==> flow/design.v <==
`timescale 1ns/1ps
module processor(a,b,instruction,clk,rst,y);
    input [31:0] a,b;
    input [31:0] instruction;
    input clk, rst;
    wire [31:0] rs1, rs2;
    output [31:0] y;
    wire [31:0] rd;
    wire [4:0] rs1_address, rs2_address, rd_address;
    wire [6:0] opcode, p;
    wire [2:0] func;
    wire [3:0] cs;
    instruction_decoder id(instruction,opcode,clk,p,func,rs1_address,rs2_address,rd_address);
    register_bank rg(a,b,rs1_address,rs2_address,rd_address,rd,rs1,rs2,rst,clk);
    controller cn(p,func,cs);
    alu ar(rs1,rs2,cs,rd,y);
endmodule
`timescale 1ns/1ps
module instruction_decoder(instruction,opcode,clk,p,func,rs1_address,rs2_address,rd_address);
    input [31:0] instruction;
    input clk;
    output reg [6:0] opcode, p;
    output reg [2:0] func;
    output reg [4:0] rs1_address, rs2_address, rd_address;
    always@(instruction) begin
        opcode = instruction[6:0];
        p = instruction[31:25];
        func = instruction[14:12];
        rs1_address = instruction[19:15];
        rs2_address = instruction[24:20];
        rd_address = instruction[11:7];
    end
endmodule
`timescale 1ns/1ps
module register_bank (a,b,rs1_address,rs2_address,rd_address,rd,rs1,rs2,rst,clk);
    input [31:0] a,b,rd;
    input [4:0] rs1_address,rs2_address,rd_address;
    input rst,clk;
    output reg [31:0] rs1,rs2;
    always@(posedge clk) begin
        if(rst==0) begin
            rs1 <= (rs1_address==rs2_address) ? b : a;
            rs2 <= b;
        end
    end
endmodule
`timescale 1ns/1ps
module controller(p,func,cs);
    input [2:0] func;
    input [6:0] p;
    output reg [3:0] cs;
    always@(func,p) begin
        cs = {p[5],func};
    end
endmodule
`timescale 1ns/1ps
module alu(rs1,rs2,cs,rd,y);
    input [3:0] cs;
    output reg [31:0] y;
    input [31:0] rs1, rs2;
    output reg [31:0] rd;
    wire signed [31:0] sA = rs1;
    wire signed [31:0] sB = rs2;
    parameter
      ADD = 4'b0000,
      SUB = 4'b1000,
      SLL = 4'b0001,
      SLT = 4'b0010,
      SLTU = 4'b0011,
      XOR = 4'b0100,
      SRL = 4'b0101,
      SRA = 4'b1101,
      OR = 4'b0110,
      AND = 4'b0111;
    always@(cs,rs1,rs2) begin
    case(cs)
        ADD: begin
            rd = rs1+rs2;
            y=rd;
        end
        SUB: begin
            rd = rs1-rs2;
            y=rd;
        end
        SLL:begin
            rd = rs1 << rs2[4:0];
            y=rd;
        end
        SLT: begin
            rd = {31'd0,(sA < sB)};
            y=rd;
        end
        SLTU: begin
            rd = {31'd0,(rs1 < rs2)};
            y=rd;
        end
        XOR: begin
            rd = rs1 ^ rs2;
            y=rd;
        end
        SRL: begin
            rd = rs1 >> rs2[4:0];
            y=rd;
        end
        SRA: begin
            rd = sA >>> rs2[4:0];
            y=rd;
        end
        OR: begin
            rd = rs1 | rs2;
            y=rd;
        end
        AND: begin
            rd = rs1 & rs2;
            y=rd;
        end
        default: begin
            rd = 0; y=rd;
        end
    endcase
    end
endmodule
Tool chain data of processor
What the tools print for processor, step after step.
Line numbers count from 1 in the design file above.
Operators: Yosys type, input widths -> output width; for muxes data width and select width s.
Cell names lack the library's common part.
{"block": "design", "top": "processor", "clk_port": "clk", "lib": "sky130hd", "corner": "tt_025C_1v80"}

Word level
Counts by Yosys on the flattened word-level netlist (proc, flatten, opt, wreduce; memories kept). Register bits leave out memories and registers merged into their read ports (data or address); mux counts leave out enables and synchronous resets folded into registers. Print and check cells are left out.
{"block": "op_classes", "n_cmp": 2, "reduce_logical": 1, "shifts": 3, "logic": 3, "n_mux": 2, "equal": 10, "n_addsub": 2}
{"block": "op_table", "operator": "$pmux 32 s10", "n": 1}
{"block": "op_table", "operator": "$lt 32x32->1", "n": 2}
{"block": "op_table", "operator": "$add 32x32->32", "n": 1}
{"block": "op_table", "operator": "$sub 32x32->32", "n": 1}
{"block": "op_table", "operator": "$and 32x32->32", "n": 1}
{"block": "op_table", "operator": "$or 32x32->32", "n": 1}
{"block": "op_table", "operator": "$xor 32x32->32", "n": 1}
{"block": "op_table", "operator": "$shl 32x5->32", "n": 1}
{"block": "op_table", "operator": "$shr 32x5->32", "n": 1}
{"block": "op_table", "operator": "$sshr 32x5->32", "n": 1}
{"block": "op_table", "operator": "$mux 32", "n": 1}
{"block": "op_table", "operator": "$eq 4x3->1 const B", "n": 4}
{"block": "op_table", "operator": "$eq 4x2->1 const B", "n": 2}
{"block": "op_table", "operator": "$eq 4x4->1 const B", "n": 2}
{"block": "op_table", "operator": "$eq 5x5->1", "n": 1}
{"block": "op_table", "operator": "$eq 4x1->1 const B", "n": 1}
{"block": "op_table", "operator": "$logic_not 4->1", "n": 1}
{"block": "word_totals", "word_cells": 25, "reg_bits": 64}

Longest topological paths
Longest topological path by Yosys (ltp), each cell counted once; first at word level (registers and memories cut), then after technology mapping (sequential cells cut; the memories' decode and read muxes count).
{"block": "logic_depth", "depth_word": 2, "abc_area": 0, "depth_mapped": 14, "mapped_depth_nobuf": 12}

Synthesis result
Source: synth_stat.txt of the flow (Yosys; design flattened, memories mapped). It holds for the ABC_AREA given above (unset counts as 0); a run with the other value may have another netlist.
{"block": "mapped", "synth_area_um2": 11000.6, "buf_cells": 98, "mapped_cells": 1392, "sequential_area_um2": 1921.8, "ffs": 64}
{"block": "by_type", "cell": "edfxtp_1", "n": 64, "type_area_um2": 1.92E+03}
{"block": "by_type", "cell": "ha_1", "n": 98, "type_area_um2": 1.23E+03}
{"block": "by_type", "cell": "mux4_2", "n": 39, "type_area_um2": 878.342}
{"block": "by_type", "cell": "a21oi_1", "n": 145, "type_area_um2": 725.696}
{"block": "by_type", "cell": "nor2_1", "n": 189, "type_area_um2": 709.43}
{"block": "by_type", "cell": "mux2_2", "n": 45, "type_area_um2": 506.736}
{"block": "by_type", "cell": "o21ai_0", "n": 86, "type_area_um2": 430.413}
{"block": "by_type", "cell": "mux2i_1", "n": 37, "type_area_um2": 370.355}
{"block": "by_type", "cell": "inv_1", "n": 91, "type_area_um2": 341.578}
{"block": "by_type", "cell": "nand2_1", "n": 85, "type_area_um2": 319.056}
{"block": "by_type", "cell": "a211oi_1", "n": 34, "type_area_um2": 255.245}
{"block": "by_type", "cell": "clkbuf_1", "n": 57, "type_area_um2": 213.955}
{"block": "by_type", "cell": "nor3_1", "n": 41, "type_area_um2": 205.197}
{"block": "by_type", "cell": "o221ai_1", "n": 16, "type_area_um2": 140.134}
{"block": "by_type", "cell": "o31ai_1", "n": 18, "type_area_um2": 135.13}
{"block": "by_type", "cell": "o211ai_1", "n": 16, "type_area_um2": 120.115}
{"block": "by_type", "cell": "a211o_1", "n": 13, "type_area_um2": 113.859}
{"block": "by_type", "cell": "buf_2", "n": 22, "type_area_um2": 110.106}
Other cell types: 70; their cells: 296.
By module: a second synthesis without flattening, with its own total; a netlist apart from the flattened one above.
{"block": "hier_totals", "hier_cells": 1453, "hier_area_um2": 11629.9}
Each row is one instance without its submodules.
{"block": "by_module", "module": "alu", "mod_area_um2": 8974.9, "n_inst": 1, "cells": 1310}
{"block": "by_module", "module": "register_bank", "mod_area_um2": 2384.8, "n_inst": 1, "cells": 107}
{"block": "by_module", "module": "instruction_decoder", "mod_area_um2": 240.2, "n_inst": 1, "cells": 32}
{"block": "by_module", "module": "controller", "mod_area_um2": 30.0, "n_inst": 1, "cells": 4}
{"block": "by_module", "module": "processor", "mod_area_um2": 0.0, "n_inst": 1, "cells": 0}

Timing after synthesis
Path of least setup slack by OpenSTA after synthesis, without wires, with an ideal clock, recovery checks aside; 20% of the period is set as input and as output delay. Where synthesis merged equal registers, the netlist keeps one of their names.
{"block": "synth_timing", "path_type": "register to output", "from": "register rg.rs2[2]", "to": "output port y[28]", "tclk_ns": 7.0, "slack_ns": 1.833, "stages": 15, "out_delay_ns": 1.400, "t_first_pin_ns": 0.000, "delay_ns": 3.767, "path_buffers": 3, "arrival_ns": 3.767, "synth_period_reached_ns": 5.167}
"delay_ns" = arrival - input delay + setup time.
At an output port there is no setup time.
"stages" counts driving pins, that of a launching flip-flop among them; a cell with two outputs on the path counts twice.
"synth_period_reached_ns" is the clock period less the worst setup slack; recovery checks do not enter. This is arithmetic on one report: input and output delays are still those of the set period (20% each).
Between the ends stands the longest chain of elaborated cells between them, by number of cells; it is not shown to be the way that was timed. Of several equally long chains one is given.
Each line given opens the expression or statement behind the cell; cells for indexed reads and writes are added by Yosys, which also makes memories of some case tables.
{"block": "synth_via", "cell_sequence": "edfxtp_1 > clkinv_1 > buf_1 > clkbuf_1 > buf_2 > ha_1 > nor2b_1 > o2111a_1 > o31ai_1 > o31a_1 > o31ai_2 > nor3_1 > o31a_1 > a211o_1 > a211o_1", "elab_chain_len": 2}
{"block": "synth_lines", "element": "start, declared", "line_no": 39, "source": "output reg [31:0] rs1,rs2;"}
{"block": "synth_lines", "element": "start, assigned", "line_no": 43, "source": "rs2 <= b;"}
{"block": "synth_lines", "element": "$sub 32x32->32", "line_no": 82, "source": "rd = rs1-rs2;"}
{"block": "synth_lines", "element": "$pmux 32 s10", "line_no": 76, "source": "case(cs)"}
{"block": "synth_lines", "element": "end, declared", "line_no": 7, "source": "output [31:0] y;"}

Path in the finished layout
Path of least setup slack in the final report of run 1 (OpenROAD, finished layout, wires in). Where an end is a register, its clock arrival counts in the times.
{"block": "layout_timing", "path_type": "register to output", "from": "register rg.rs2[2]", "to": "output port y[31]", "tclk_ns": 11.1, "slack_ns": 1.95, "arrival_ns": 6.93, "out_delay_ns": 2.22, "stages": 16, "path_buffers": 4, "t_first_pin_ns": 0.35}
{"block": "layout_via", "cell_sequence": "edfxtp_1 > clkinv_1 > buf_1 > clkbuf_1 > buf_2 > ha_1 > o211ai_1 > o211ai_1 > a221oi_1 > o211ai_1 > a41oi_2 > o31ai_1 > a211o_1 > o21ba_1 > o21ai_1 > clkdlybuf4s50_1"}
{"block": "layout_lines", "element": "start, declared", "line_no": 39, "source": "output reg [31:0] rs1,rs2;"}
{"block": "layout_lines", "element": "start, assigned", "line_no": 43, "source": "rs2 <= b;"}
{"block": "layout_lines", "element": "end, declared", "line_no": 7, "source": "output [31:0] y;"}
No chain of elaborated cells between the ends is given.

Stored flow runs of processor (2 of them; Yosys, OpenROAD, sky130hd). They differ in their settings and are not a sequence. Constraints: input delay and output delay 20% of the set period each, output load 0.01 pF.
By "timing.achieved_period_ns" is meant the clock period of the run minus its worst setup slack. This is arithmetic on one report: input and output delays are still those of the set period (20% each).
"worst_path_ns": the worst setup path's part of the clock period (all of it between registers, 20% less for each end at a port) less its slack. A launch clock that arrives late makes it longer, a capture clock that arrives late makes it shorter.
"total_power_uw" is the tool's figure for a default switching activity; nothing was simulated.

Run 1
==> flow/run.sh <==
#!/bin/bash
# the make line also repeats the synthesis and layout settings of config.mk as NAME=value (left out here)
make -C /OpenROAD-flow-scripts/flow DESIGN_CONFIG=/design/flow/config.mk WORK_HOME=/design/flow/orfs CLKGATE_MAP_FILE= finish
==> flow/config.mk <==
export PLATFORM = sky130hd
export DESIGN_NAME = processor
export DESIGN_NICKNAME = processor
export VERILOG_FILES = /design/flow/design.v
export SDC_FILE = /design/flow/constraint.sdc
export NUM_CORES = 4
export LEC_CHECK = 0
export CAP_MARGIN = 20
export CELL_PAD_IN_SITES_DETAIL_PLACEMENT = 1
export CORE_ASPECT_RATIO = 1.15
export CORE_MARGIN = 9
export CORE_UTILIZATION = 40
export GPL_ROUTABILITY_DRIVEN = 1
export GPL_TIMING_DRIVEN = 0
export HOLD_SLACK_MARGIN = -0.01
export MIN_ROUTING_LAYER = met2
export SLEW_MARGIN = 15
export TNS_END_PERCENT = 60
==> flow/constraint.sdc <==
create_clock -name core_clock -period 11.1 [get_ports {clk}]
set_input_delay 2.2200 -clock core_clock [delete_from_list [all_inputs] [get_ports {clk}]]
set_output_delay 2.2200 -clock core_clock [all_outputs]
set_load 0.01 [all_outputs]

==> results of run 1, as JSON <==
{
  "timing.achieved_period_ns": 9.148,
  "holdWs_ns": 2.443,
  "die_um2": 33809.8,
  "total_power_uw": 1535,
  "worst_path_ns": 6.93,
  "critical_path_type": "register to output",
  "synth_chip_area_um2": 11000.6,
  "layout_utilization_pct": 48.1,
  "final_setup_ws_ns": 1.952
}

Run 2
==> flow/run.sh <==
#!/bin/bash
# the make line also repeats the synthesis and layout settings of config.mk as NAME=value (left out here)
make -C /OpenROAD-flow-scripts/flow DESIGN_CONFIG=/design/flow/config.mk WORK_HOME=/design/flow/orfs CLKGATE_MAP_FILE= finish
==> flow/config.mk <==
export PLATFORM = sky130hd
export DESIGN_NAME = processor
export DESIGN_NICKNAME = processor
export VERILOG_FILES = /design/flow/design.v
export SDC_FILE = /design/flow/constraint.sdc
export NUM_CORES = 4
export LEC_CHECK = 0
export CAP_MARGIN = 20
export CORE_MARGIN = 2
export CORE_UTILIZATION = 40
export SLEW_MARGIN = 20
==> flow/constraint.sdc <==
create_clock -name core_clock -period 8.3 [get_ports {clk}]
set_input_delay 1.6600 -clock core_clock [delete_from_list [all_inputs] [get_ports {clk}]]
set_output_delay 1.6600 -clock core_clock [all_outputs]
set_load 0.01 [all_outputs]

==> results of run 2, as JSON <==
{
  "timing.achieved_period_ns": 7.359,
  "total_power_uw": 1849,
  "layout_utilization_pct": 46.7,
  "worst_path_ns": 4.04,
  "critical_path_type": "input to output",
  "holdWs_ns": 1.897,
  "final_setup_ws_ns": 0.941,
  "die_um2": 28843.9,
  "synth_chip_area_um2": 11000.6
}
